==> flow/design.v <==
`timescale 1ns/1ps
module axi_fifo #(
    parameter WIDTH     = 32,
    parameter DEPTH     = 16,
    parameter PTR_WIDTH = 4    
)(
    input  logic             clk,
    input  logic             resetn, 
    input  logic             push,
    input  logic [WIDTH-1:0] fifo_wdata,
    input  logic             pop,
    output wire  [WIDTH-1:0] fifo_rdata,
    output wire              fifo_full,
    output wire              fifo_empty
);
logic [WIDTH-1:0]   mem [DEPTH-1:0];
logic [PTR_WIDTH:0] wptr;
logic [PTR_WIDTH:0] rptr;
wire [PTR_WIDTH:0] fill_level;
wire               wrap;
always @(posedge clk) begin
    if (push && (!fifo_full)) begin
        mem[wptr[PTR_WIDTH-1:0]] <= fifo_wdata;
    end
end
always @(posedge clk or negedge resetn) begin
    if (!resetn) begin
        wptr <= {PTR_WIDTH+1{1'b0}};
    end else if (push && (!fifo_full)) begin
        wptr <= wptr + {{(PTR_WIDTH){1'b0}}, 1'b1};
    end
end
always @(posedge clk or negedge resetn) begin
    if (!resetn) begin
        rptr <= {PTR_WIDTH+1{1'b0}};
    end else if (pop && (!fifo_empty)) begin
        rptr <= rptr + {{(PTR_WIDTH){1'b0}}, 1'b1};
    end
end
assign wrap = wptr[PTR_WIDTH] ^ rptr[PTR_WIDTH];
assign fill_level = {wrap, wptr[PTR_WIDTH-1:0]} - {1'b0, rptr[PTR_WIDTH-1:0]};
assign fifo_full = (fill_level == DEPTH);
assign fifo_empty = (fill_level == {PTR_WIDTH+1{1'b0}});
assign fifo_rdata = mem[rptr[PTR_WIDTH-1:0]];
endmodule
`timescale 1ns/1ps
module axi4_dut 
   (
    input wire ACLK,
    input wire ARESETn,
    input wire [4-1:0] MEM_AWID,
    input wire [32-1:0] MEM_AWADDR,
    input wire [8-1:0] MEM_AWLEN,
    input wire [3-1:0] MEM_AWSIZE,
    input wire [2-1:0] MEM_AWBURST,
    input wire [1-1:0] MEM_AWLOCK,
    input wire [4-1:0] MEM_AWCACHE,
    input wire [3-1:0] MEM_AWPROT,
    input wire [4-1:0] MEM_AWQOS,
    input wire MEM_AWVALID,
    output wire MEM_AWREADY,
    input wire [32-1:0] MEM_WDATA,
    input wire [(32/8)-1:0] MEM_WSTRB,
    input wire MEM_WLAST,
    input wire MEM_WVALID,
    output wire MEM_WREADY,
    output wire [4-1:0] MEM_BID,
    output wire [2-1:0] MEM_BRESP,
    output wire MEM_BVALID,
    input wire MEM_BREADY,
    input wire [4-1:0] MEM_ARID,
    input wire [32-1:0] MEM_ARADDR,
    input wire [8-1:0] MEM_ARLEN,
    input wire [3-1:0] MEM_ARSIZE,
    input wire [2-1:0] MEM_ARBURST,
    input wire [1-1:0] MEM_ARLOCK,
    input wire [4-1:0] MEM_ARCACHE,
    input wire [3-1:0] MEM_ARPROT,
    input wire [4-1:0] MEM_ARQOS,
    input wire MEM_ARVALID,
    output wire MEM_ARREADY,
    output wire [4-1:0] MEM_RID,
    output wire [32-1:0] MEM_RDATA,
    output wire [2-1:0] MEM_RRESP,
    output wire MEM_RLAST,
    output wire MEM_RVALID,
    input wire MEM_RREADY
);
reg [32-1:0] reg_bank [0:32-1];
wire	aw_push;
wire	aw_pop;
wire	w_push;
wire	w_pop;
wire	ar_push;
wire	ar_pop;
wire	r_push;
wire	r_pop;
wire	b_push;
wire	b_pop;
wire	aw_fifo_full;
wire	aw_fifo_empty;
wire	w_fifo_full;
wire	w_fifo_empty;
wire	ar_fifo_full;
wire	ar_fifo_empty;
wire	r_fifo_full;
wire	r_fifo_empty;
wire	b_fifo_full;
wire	b_fifo_empty;
wire [(32 + 8 + 3 + 2 + 4 + 3 + 1 + 4 +  4 + 7  )-1:0] aw_fifo_wdata;
wire [(32 + 8 + 3 + 2 + 4 + 3 + 1 + 4 +  4 + 7  )-1:0] aw_fifo_rdata;
wire [( 32 + 8 + 3 + 2 + 4 + 3 +1 +4 +4 + 7 )-1:0] ar_fifo_wdata;
wire [( 32 + 8 + 3 + 2 + 4 + 3 +1 +4 +4 + 7 )-1:0] ar_fifo_rdata;
wire [(1 + (32/8) + 32 )-1:0]  w_fifo_wdata;
wire [(1 + (32/8) + 32 )-1:0]  w_fifo_rdata;
wire [( 32 + 2 + 4 + 2 )-1:0]  r_fifo_rdata;
wire [(2 + 4 )-1:0]  b_fifo_wdata;
wire [(2 + 4 )-1:0]  b_fifo_rdata;
reg [( 32 + 2 + 4 + 2 )-1:0] r_fifo_wdata;
reg [2-1:0] bresp_int;  
axi_fifo #(
    .WIDTH((32 + 8 + 3 + 2 + 4 + 3 + 1 + 4 +  4 + 7  )),
    .DEPTH(16),
    .PTR_WIDTH(4)
) aw_fifo (
    .clk(ACLK),
    .resetn(ARESETn),
    .push(aw_push),
    .fifo_wdata(aw_fifo_wdata),
    .pop(aw_pop),
    .fifo_rdata(aw_fifo_rdata),
    .fifo_full(aw_fifo_full),
    .fifo_empty(aw_fifo_empty)
);
assign aw_push = MEM_AWVALID && MEM_AWREADY && !aw_fifo_full;
assign MEM_AWREADY = !aw_fifo_full;
assign aw_pop = !aw_fifo_empty && !w_fifo_empty && !b_fifo_full;
assign aw_fifo_wdata = {MEM_AWID, MEM_AWADDR, MEM_AWLEN, {{1'b0}, MEM_AWSIZE}, {{2'b00}, MEM_AWBURST}, MEM_AWCACHE, {{1'b0}, MEM_AWPROT}, {{3'b000}, MEM_AWLOCK}, MEM_AWQOS};  
axi_fifo #(
    .WIDTH((1 + (32/8) + 32 )),
    .DEPTH(16),
    .PTR_WIDTH(4)
) w_fifo (
    .clk(ACLK),
    .resetn(ARESETn),
    .push(w_push),
    .fifo_wdata(w_fifo_wdata),
    .pop(w_pop),
    .fifo_rdata(w_fifo_rdata),
    .fifo_full(w_fifo_full),
    .fifo_empty(w_fifo_empty)
);
assign w_push = MEM_WVALID && MEM_WREADY && !w_fifo_full;
assign MEM_WREADY = !w_fifo_full;
assign w_pop = !w_fifo_empty && aw_pop;
assign w_fifo_wdata = {MEM_WLAST, MEM_WSTRB, MEM_WDATA};
axi_fifo #(
    .WIDTH((2 + 4 )),
    .DEPTH(16),
    .PTR_WIDTH(4)
) b_fifo (
    .clk(ACLK),
    .resetn(ARESETn),
    .push(b_push),
    .fifo_wdata(b_fifo_wdata),
    .pop(b_pop),
    .fifo_rdata(b_fifo_rdata),
    .fifo_full(b_fifo_full),
    .fifo_empty(b_fifo_empty)
);
assign b_push = w_pop && !b_fifo_full && aw_pop;
assign b_pop = MEM_BREADY && MEM_BVALID;
assign MEM_BVALID = !b_fifo_empty;
assign MEM_BID = b_fifo_rdata[(2 + 4 )-1:(2 + 4 )-4];
assign MEM_BRESP = b_fifo_rdata[(2 + 4 )-4-1:0];
assign b_fifo_wdata = {aw_fifo_rdata[(32 + 8 + 3 + 2 + 4 + 3 + 1 + 4 +  4 + 7  )-1:(32 + 8 + 3 + 2 + 4 + 3 + 1 + 4 +  4 + 7  )-4], bresp_int};
axi_fifo #(
    .WIDTH(( 32 + 8 + 3 + 2 + 4 + 3 +1 +4 +4 + 7 )),
    .DEPTH(16),
    .PTR_WIDTH(4)
) ar_fifo (
    .clk(ACLK),
    .resetn(ARESETn),
    .push(ar_push),
    .fifo_wdata(ar_fifo_wdata),
    .pop(ar_pop),
    .fifo_rdata(ar_fifo_rdata),
    .fifo_full(ar_fifo_full),
    .fifo_empty(ar_fifo_empty)
);
assign ar_push = MEM_ARVALID && MEM_ARREADY && !ar_fifo_full;  
assign MEM_ARREADY = !ar_fifo_full;
assign ar_pop = !ar_fifo_empty && !r_fifo_full;
assign ar_fifo_wdata = {MEM_ARID, MEM_ARADDR, MEM_ARLEN, {{1'b0}, MEM_ARSIZE}, {{2'b00}, MEM_ARBURST}, MEM_ARCACHE, {{1'b0}, MEM_ARPROT}, {{3'b000}, MEM_ARLOCK}, MEM_ARQOS};
axi_fifo #(
    .WIDTH(( 32 + 2 + 4 + 2 )),
    .DEPTH(16),
    .PTR_WIDTH(4)
) r_fifo (
    .clk(ACLK),
    .resetn(ARESETn),
    .push(r_push),
    .fifo_wdata(r_fifo_wdata),
    .pop(r_pop),
    .fifo_rdata(r_fifo_rdata),
    .fifo_full(r_fifo_full),
    .fifo_empty(r_fifo_empty)
);
assign r_push = ar_pop && !r_fifo_full;
assign r_pop = MEM_RREADY && MEM_RVALID;
assign MEM_RVALID = !r_fifo_empty;
assign MEM_RID = r_fifo_rdata[( 32 + 2 + 4 + 2 )-1:2+2+32];
assign MEM_RDATA = r_fifo_rdata[32-1:0];
assign MEM_RRESP = r_fifo_rdata[2+2+32-1:32];
assign MEM_RLAST = 1'b1;
always @(posedge ACLK or negedge ARESETn) begin
    if (!ARESETn) begin
        integer i;
        for (i = 0; i < 32; i = i + 1) begin
            reg_bank[i] <= {32{1'b0}};
        end
    end else begin
        if (aw_pop && w_pop) begin
            if (aw_fifo_rdata[(32 + 8 + 3 + 2 + 4 + 3 + 1 + 4 +  4 + 7  )-5:32] >= 32'h00000000 && aw_fifo_rdata[(32 + 8 + 3 + 2 + 4 + 3 + 1 + 4 +  4 + 7  )-5:32] <= 32'h0000001F) begin
                reg_bank[aw_fifo_rdata[(32 + 8 + 3 + 2 + 4 + 3 + 1 + 4 +  4 + 7  )-5:32]] <= w_fifo_rdata[32-1:0];
            end
        end
    end
end
always @(*) begin
    bresp_int = 2'b00;
    if (aw_pop && w_pop) begin
        if (aw_fifo_rdata[(32 + 8 + 3 + 2 + 4 + 3 + 1 + 4 +  4 + 7  )-5:32] >= 32'h00000000 && aw_fifo_rdata[(32 + 8 + 3 + 2 + 4 + 3 + 1 + 4 +  4 + 7  )-5:32] <= 32'h0000001F) begin
            bresp_int = 2'b00;  
        end else begin
            bresp_int = 2'b11;  
        end
    end
end
always @(*) begin
    r_fifo_wdata = {( 32 + 2 + 4 + 2 ){1'b0}};
    if (!ARESETn) begin
        r_fifo_wdata = {( 32 + 2 + 4 + 2 ){1'b0}};
    end else begin
        if (ar_pop) begin
            if (ar_fifo_rdata[( 32 + 8 + 3 + 2 + 4 + 3 +1 +4 +4 + 7 )-5:32] >= 32'h00000000 && ar_fifo_rdata[( 32 + 8 + 3 + 2 + 4 + 3 +1 +4 +4 + 7 )-5:32] <= 32'h0000001F) begin
                r_fifo_wdata = {ar_fifo_rdata[( 32 + 8 + 3 + 2 + 4 + 3 +1 +4 +4 + 7 )-1:( 32 + 8 + 3 + 2 + 4 + 3 +1 +4 +4 + 7 )-4], {{2'b00}, 2'b00}, reg_bank[ar_fifo_rdata[( 32 + 8 + 3 + 2 + 4 + 3 +1 +4 +4 + 7 )-5:32]]};
            end else begin
                r_fifo_wdata = {ar_fifo_rdata[( 32 + 8 + 3 + 2 + 4 + 3 +1 +4 +4 + 7 )-1:( 32 + 8 + 3 + 2 + 4 + 3 +1 +4 +4 + 7 )-4], {{2'b00}, 2'b11}, {32{1'b0}}};  
            end
        end
    end
end
endmodule
Wiki page: axi4_dut / tool data

* Reports on axi4_dut *
Module axi4_dut before and after one edit of its RTL, step after step.
Lines under "original" count in the file above, lines under "edited" in the edited file.
"difference" is "edited" less "original", of the values as shown; "rel. change" is that difference over "original", in percent.
Operators carry their Yosys type and port widths (W data, S select, Z words).
Library cell names are shortened.
The mark -- stands for no value.

inputs
  design top = axi4_dut
  clock input = ACLK
  cell library = sky130hd
  library corner = tt_025C_1v80

* Diff *
The edit as a unified diff against the file above.
This change comes from a script, not from a designer. The edited design behaves differently; no optimisation was intended.

begin of diff
@@ -175,4 +175,7 @@
 assign MEM_BRESP = b_fifo_rdata[(2 + 4 )-4-1:0];
 assign b_fifo_wdata = {aw_fifo_rdata[(32 + 8 + 3 + 2 + 4 + 3 + 1 + 4 +  4 + 7  )-1:(32 + 8 + 3 + 2 + 4 + 3 + 1 + 4 +  4 + 7  )-4], bresp_int};
+wire ar_fifo_full_0, ar_fifo_full_1;
+wire ar_fifo_empty_0, ar_fifo_empty_1;
+wire [( 32 + 8 + 3 + 2 + 4 + 3 +1 +4 +4 + 7 )-1:0] ar_fifo_rdata_0, ar_fifo_rdata_1;
 axi_fifo #(
     .WIDTH(( 32 + 8 + 3 + 2 + 4 + 3 +1 +4 +4 + 7 )),
@@ -185,8 +188,14 @@
     .fifo_wdata(ar_fifo_wdata),
     .pop(ar_pop),
-    .fifo_rdata(ar_fifo_rdata),
-    .fifo_full(ar_fifo_full),
-    .fifo_empty(ar_fifo_empty)
-);
+    .fifo_rdata(ar_fifo_rdata_0),
+    .fifo_full(ar_fifo_full_0),
+    .fifo_empty(ar_fifo_empty_0)
+);
+axi_fifo #( .WIDTH(( 32 + 8 + 3 + 2 + 4 + 3 +1 +4 +4 + 7 )), .DEPTH(16), .PTR_WIDTH(4) ) ar_fifo_b (
+    .clk(ACLK), .resetn(ARESETn), .push(~ar_push), .fifo_wdata(ar_fifo_wdata), .pop(ar_pop),
+    .fifo_rdata(ar_fifo_rdata_1), .fifo_full(ar_fifo_full_1), .fifo_empty(ar_fifo_empty_1));
+assign ar_fifo_full = ar_fifo_full_0 ^ ar_fifo_full_1;
+assign ar_fifo_empty = ar_fifo_empty_0 ^ ar_fifo_empty_1;
+assign ar_fifo_rdata = ar_fifo_rdata_0 ^ ar_fifo_rdata_1;
 assign ar_push = MEM_ARVALID && MEM_ARREADY && !ar_fifo_full;  
 assign MEM_ARREADY = !ar_fifo_full;
end of diff

* Elaborated design *
Yosys after proc, flatten, opt, wreduce and memory -nomap, before mapping. Enables and synchronous resets that opt folds into registers are not counted as muxes. Print and check cells are not counted. Equal cells are merged and count once.
Yosys's memory passes give these memory sizes; they may raise the number of words (mostly to a power of two), join words into wider ones and drop unused or constant bits.

operators by class
  what                        original  edited  difference  rel. change (%)
  add/subtract/negate cells   15        18      +3          +20.00
  order comparisons           4         4       0           0.00
  eq/ne operators             67        68      +1          +1.49
  multiplexer cells           21        24      +3          +14.29
  bitwise gates (word level)  5         10      +5          +100.00
  reduce/logical cells        77        84      +7          +9.09

operator list
  cell                   original  edited  difference  rel. change (%)
  $logic_not A1 Y1       10        14      +4          +40.00
  $xor A1 B1 Y1          5         8       +3          +60.00
  $logic_and A1 B1 Y1    28        30      +2          +7.14
  $add A5 B1 Y5 const B  10        12      +2          +20.00
  $eq A5 B5 Y1 const B   37        38      +1          +2.70
  $logic_not A5 Y1       7         8       +1          +14.29
  $mux W1                5         6       +1          +20.00
  $mux W4                5         6       +1          +20.00
  $sub A5 B4 Y5          5         6       +1          +20.00
  $mux W68               2         3       +1          +50.00
  $not A1 Y1             0         1       +1          --
  $xor A68 B68 Y68       0         1       +1          --
  $reduce_and A3 Y1      32        32      0           0.00
  $eq A5 B4 Y1 const B   16        16      0           0.00
  $eq A5 B3 Y1 const B   8         8       0           0.00
  $eq A5 B2 Y1 const B   4         4       0           0.00
  $mux W40               3         3       0           0.00
  $eq A5 B1 Y1 const B   2         2       0           0.00
  $ge A32 B1 Y1 const B  2         2       0           0.00
  $le A32 B5 Y1 const B  2         2       0           0.00
  $mux W2                2         2       0           0.00
  $mux W34               1         1       0           0.00
  $mux W37               1         1       0           0.00
  $mux W6                1         1       0           0.00
  $pmux W32 S32          1         1       0           0.00

word-level totals
  what                             original  edited  difference  rel. change (%)
  register bits after elaboration  1,074     1,084   +10         +0.93
  RAM bits                         3,504     4,592   +1,088      +31.05
  memory cells                     5         6       +1          +20.00
  input port bits                  166       166     0           0.00
  output and inout bits            50        50      0           0.00
  word-level cells                 236       258     +22         +9.32

memory list
  what                                     original                                                                                                                 edited
  words x width with read and write ports  ar_fifo.mem 16x68 r1 w1; aw_fifo.mem 16x68 r1 w1; r_fifo.mem 16x40 r1 w1; w_fifo.mem 16x37 r1 w1; b_fifo.mem 16x6 r1 w1  ar_fifo.mem 16x68 r1 w1; ar_fifo_b.mem 16x68 r1 w1; aw_fifo.mem 16x68 r1 w1; r_fifo.mem 16x40 r1 w1; w_fifo.mem 16x37 r1 w1; b_fifo.mem 16x6 r1 w1

* Depth *
Yosys ltp: most cells in a row. Word level: on the elaborated netlist, between registers, memories and ports. Mapped: between sequential cells and ports; inverters and the memories' decode and read muxes count.

depth
  what                           original  edited  difference  rel. change (%)
  depth after elaboration        11        11      0           0.00
  ABC_AREA                       0         0       --          --
  mapped depth                   15        19      +4          +26.67
  gate-level depth less buffers  10        12      +2          +20.00

* After synthesis *
Source: synth_stat.txt of the flow (Yosys; design flattened, memories mapped). It holds for the ABC_AREA given above (unset counts as 0); a run with the other value may have another netlist.

synthesis totals
  what                              original   edited    difference  rel. change (%)
  mapped cells                      7,214      8,323     +1,109      +15.37
  cell area after synthesis (mm^2)  0.1336081  0.158228  +0.0246199  +18.43
  flip-flop cells                   3,410      3,996     +586        +17.18
  buffers                           482        548       +66         +13.69

cells by type
  type       original  edited  difference  rel. change (%)
  edfxtp_1   2,336     2,912   +576        +24.66
  mux2_1     349       0       -349        -100.00
  mux2_2     704       1,028   +324        +46.02
  mux4_2     451       768     +317        +70.29
  nand2_1    128       326     +198        +154.69
  a21oi_1    66        155     +89         +134.85
  nor4_1     177       103     -74         -41.81
  buf_2      133       198     +65         +48.87
  and3_1     64        17      -47         -73.44
  nand4_1    86        45      -41         -47.67
  a2111oi_0  47        6       -41         -87.23
  o21ai_0    56        95      +39         +69.64
  nor2_1     113       149     +36         +31.86
  o2111ai_1  41        6       -35         -85.37
  nand3_1    107       139     +32         +29.91
  a32o_1     33        3       -30         -90.91
  clkbuf_1   280       251     -29         -10.36
  xnor2_1    39        66      +27         +69.23

Not every row of either side is listed.
By module: a second synthesis without flattening, with its own total; a netlist apart from the flattened one above.

unflattened totals
  what                                     original   edited     difference  rel. change (%)
  cell total of the unflattened synthesis  9,222      10,851     +1,629      +17.66
  area (unflattened synthesis) (mm^2)      0.1824713  0.2250646  +0.0425933  +23.34

Rows give one instance, submodules left out.

modules, original
  module    instances  cells  area (mm^2)
  axi_fifo  2          1,594  0.0416099
  axi4_dut  1          3,681  0.0466522
  axi_fifo  1          1,192  0.0250728
  axi_fifo  1          908    0.0230346
  axi_fifo  1          253    0.0044918

modules, edited
  module    instances  cells  area (mm^2)
  axi_fifo  3          1,594  0.0416099
  axi4_dut  1          3,716  0.0476357
  axi_fifo  1          1,192  0.0250728
  axi_fifo  1          908    0.0230346
  axi_fifo  1          253    0.0044918

* Timing after synthesis *
Source: OpenSTA report_checks on the synthesized netlist (no wires, ideal clock, input and output delay 20% of the period each), path of least setup slack; recovery checks are left aside. Register names are those of the netlist, which keeps one name where synthesis merged equal registers.

path after synthesis
  what                                 original              edited                 difference  rel. change (%)
  path type                            register to register  register to register   --          --
  start point                          reg ar_fifo.rptr[2]   reg ar_fifo_b.rptr[1]  --          --
  end point                            mem r_fifo.mem[3][0]  mem r_fifo.mem[3][0]   --          --
  clock period (ns)                    10.0                  10.0                   0.0         0.00
  library setup time (ns)              0.477                 0.477                  0.000       --
  launch time at the first pin (ns)    0.000                 0.000                  0.000       --
  arrival (ns)                         5.791                 6.478                  +0.687      +11.86
  path slack (ns)                      3.732                 3.045                  -0.687      --
  path delay (ns)                      6.268                 6.955                  +0.687      +10.96
  stages on the path                   15                    18                     +3          +20.00
  period reached after synthesis (ns)  6.268                 6.955                  +0.687      +10.96

"path delay" is the arrival time less input delay plus setup time.
"stages on the path": output pins that drive a net of the path, with the launching flip-flop's if there is one; two outputs of one cell count as two.
"period reached after synthesis" is the clock period less the worst setup slack; recovery checks do not enter. This is arithmetic on one report: input and output delays are still those of the set period (20% each).
The rows between start and end are the longest chain of elaborated cells between them; the timing report does not say that the signal goes this way. Where chains are equally long, one stands for them.
A line is the first line of the expression or statement that the cell stems from. Yosys adds cells for indexed reads and writes and turns some case tables into memories.
original: The path ends at the enable pin of a flip-flop; only ways to that pin are counted.

on the way, after synthesis, original
  path through = dfrtp_1 buf_2 clkbuf_1 clkbuf_1 buf_1 clkinv_1 ha_1 o21ai_0 a21bo_2 a22oi_1 nor2_1 a22oi_1 clkbuf_1 nand2_1 nor3_1
  length of the longest elaborated chain = 7
  elaborated cells on any way between the ends = 8
  those cells by class = 1 x add/sub; 2 x mux; 5 x reduce/logical

RTL lines, path after synthesis, original
  what                 RTL line  RTL
  from (decl)          18        logic [PTR_WIDTH:0] rptr;
  from (assign)        35        rptr <= {PTR_WIDTH+1{1'b0}};
  from (assign)        37        rptr <= rptr + {{(PTR_WIDTH){1'b0}}, 1'b1};
  $sub A5 B4 Y5        41        assign fill_level = {wrap, wptr[PTR_WIDTH-1:0]} - {1'b0, rptr[PTR_WIDTH-1:0]};
  $logic_not A5 Y1     43        assign fifo_empty = (fill_level == {PTR_WIDTH+1{1'b0}});
  $logic_not A1 Y1     193       assign ar_pop = !ar_fifo_empty && !r_fifo_full;
  $logic_and A1 B1 Y1  193
  $logic_and A1 B1 Y1  209       assign r_push = ar_pop && !r_fifo_full;
  $logic_and A1 B1 Y1  22        if (push && (!fifo_full)) begin
  $mux W4              22
  to (decl)            16        logic [WIDTH-1:0]   mem [DEPTH-1:0];

edited: The path ends at the enable pin of a flip-flop; only ways to that pin are counted.

on the way, after synthesis, edited
  path through = dfrtp_1 buf_2 clkbuf_1 clkbuf_1 buf_2 buf_1 inv_1 ha_1 nor2b_1 o21ai_0 a21oi_1 xnor2_1 or3b_2 xnor2_1 o21a_1 clkbuf_1 nand2_1 nor3_1
  length of the longest elaborated chain = 8
  elaborated cells on any way between the ends = 9
  those cells by class = 1 x add/sub; 2 x mux; 1 x logic; 5 x reduce/logical

RTL lines, path after synthesis, edited
  what                 RTL line  RTL
  from (decl)          18        logic [PTR_WIDTH:0] rptr;
  from (assign)        35        rptr <= {PTR_WIDTH+1{1'b0}};
  from (assign)        37        rptr <= rptr + {{(PTR_WIDTH){1'b0}}, 1'b1};
  $sub A5 B4 Y5        41        assign fill_level = {wrap, wptr[PTR_WIDTH-1:0]} - {1'b0, rptr[PTR_WIDTH-1:0]};
  $logic_not A5 Y1     43        assign fifo_empty = (fill_level == {PTR_WIDTH+1{1'b0}});
  $xor A1 B1 Y1        198       assign ar_fifo_empty = ar_fifo_empty_0 ^ ar_fifo_empty_1;
  $logic_not A1 Y1     202       assign ar_pop = !ar_fifo_empty && !r_fifo_full;
  $logic_and A1 B1 Y1  202
  $logic_and A1 B1 Y1  218       assign r_push = ar_pop && !r_fifo_full;
  $logic_and A1 B1 Y1  22        if (push && (!fifo_full)) begin
  $mux W4              22
  to (decl)            16        logic [WIDTH-1:0]   mem [DEPTH-1:0];

* Timing after layout *
From the final timing report of the runs of set A: the path of least setup slack in the routed layout; clock arrival at registers is part of the times.

path post-layout
  what                               original            edited                 difference  rel. change (%)
  path type                          register to output  register to register   --          --
  start point                        reg r_fifo.rptr[0]  reg ar_fifo.rptr[0]    --          --
  end point                          out MEM_RDATA[11]   mem r_fifo.mem[15][6]  --          --
  clock period (ns)                  10.0                10.0                   0.0         0.00
  output delay (ns)                  2.00                --                     --          --
  library setup time (ns)            --                  0.36                   --          --
  launch time at the first pin (ns)  0.90                0.96                   +0.06       +6.67
  arrival (ns)                       4.84                7.85                   +3.01       +62.19
  path slack (ns)                    3.16                2.73                   -0.43       --
  stages on the path                 6                   11                     +5          +83.33

The rows between start and end are the longest chain of elaborated cells between them; the timing report does not say that the signal goes this way. Where chains are equally long, one stands for them.
A memory read counts as a cell of the chain, while the word-level depth stops at memories.

on the way, post-layout, original
  path through = dfrtp_4 buf_12 buf_4 mux4_2 mux4_2 clkdlybuf4s50_1
  length of the longest elaborated chain = 1
  elaborated cells on any way between the ends = 1
  those cells by class = 1 x memory

RTL lines, path post-layout, original
  what             RTL line  RTL
  from (decl)      18        logic [PTR_WIDTH:0] rptr;
  from (assign)    35        rptr <= {PTR_WIDTH+1{1'b0}};
  from (assign)    37        rptr <= rptr + {{(PTR_WIDTH){1'b0}}, 1'b1};
  $mem_v2 Z16 W40  16        logic [WIDTH-1:0]   mem [DEPTH-1:0];
  to (decl)        83        output wire [32-1:0] MEM_RDATA,

edited: The path ends at the data pin of a flip-flop with enable; ways to the enable are not counted.

on the way, post-layout, edited
  path through = dfrtp_4 buf_4 mux4_2 mux4_2 xor2_1 nor4_1 nand4_1 nor4_2 and3_2 buf_4 o221a_1
  length of the longest elaborated chain = 8
  elaborated cells on any way between the ends = 49
  those cells by class = 1 x add/sub; 2 x compare; 31 x eq/ne; 5 x mux; 2 x logic; 7 x reduce/logical; 1 x memory

RTL lines, path post-layout, edited
  what                 RTL line  RTL
  from (decl)          18        logic [PTR_WIDTH:0] rptr;
  from (assign)        35        rptr <= {PTR_WIDTH+1{1'b0}};
  from (assign)        37        rptr <= rptr + {{(PTR_WIDTH){1'b0}}, 1'b1};
  $mem_v2 Z16 W68      16        logic [WIDTH-1:0]   mem [DEPTH-1:0];
  $xor A68 B68 Y68     199       assign ar_fifo_rdata = ar_fifo_rdata_0 ^ ar_fifo_rdata_1;
  $ge A32 B1 Y1        255       if (ar_fifo_rdata[( 32 + 8 + 3 + 2 + 4 + 3 +1 +4 +4 + 7 )-5:32] >= 32'h00000000 && ar_fifo_rdata[( 32 + 8 + 3 ...
  $logic_and A1 B1 Y1  255
  $mux W34             255
  $mux W40             254       if (ar_pop) begin
  $mux W40             251       if (!ARESETn) begin
  $mux W40             22        if (push && (!fifo_full)) begin
  to (decl)            16

* Layout results *
Runs of the flow (Yosys, OpenROAD) on both versions; the two runs of a pair have the same settings. The constraints put input and output delay at 20% of the set period each and load the outputs with 0.01 pF.

settings, set A
  CORE_UTILIZATION = 40
  PLACE_DENSITY = 0.6
  period_ns = 10.0
  CAP_MARGIN = 20
  CORE_MARGIN = 2
  SLEW_MARGIN = 20

measured results, set A
  what                                           original   edited    difference  rel. change (%)
  cell area after synthesis (mm^2)               0.1336081  0.158228  +0.0246199  +18.43
  die area (mm^2)                                0.33866    0.400619  +0.061959   +18.30
  standard-cell area of the final layout (mm^2)  0.153392   0.180006  +0.026614   +17.35
  utilization after layout (%)                   46.1       45.8      -0.3        --
  worst setup slack after layout (ns)            3.160      2.731     -0.429      --
  setup total negative slack (ns)                0.000      0.000     0.000       --
  worst-case hold slack (ns)                     0.483      0.488     +0.005      --
  clock period reached (ns)                      6.840      7.269     +0.429      +6.27

settings, set B
  CORE_ASPECT_RATIO = 0.67
  CORE_UTILIZATION = 21
  GPL_ROUTABILITY_DRIVEN = 1
  PLACE_DENSITY_LB_ADDON = 0.23
  SETUP_SLACK_MARGIN = -0.49
  TNS_END_PERCENT = 80
  period_ns = 4.86
  CAP_MARGIN = 20
  CORE_MARGIN = 2
  SLEW_MARGIN = 20

measured results, set B
  what                                           original   edited    difference  rel. change (%)
  cell area after synthesis (mm^2)               0.1336081  0.158228  +0.0246199  +18.43
  die area (mm^2)                                0.642752   0.760567  +0.117815   +18.33
  standard-cell area of the final layout (mm^2)  0.161786   0.192453  +0.030667   +18.96
  utilization after layout (%)                   25.6       25.7      +0.1        --
  worst setup slack after layout (ns)            -0.135     -0.298    -0.163      --
  setup total negative slack (ns)                -4.660     -72.351   -67.691     --
  worst-case hold slack (ns)                     0.482      0.451     -0.031      --
  clock period reached (ns)                      4.995      5.158     +0.163      +3.26

"clock period reached" is the run's clock period less its worst setup slack. It is reckoned from that one timing run; input and output delays stay at 20% of the period that was set.
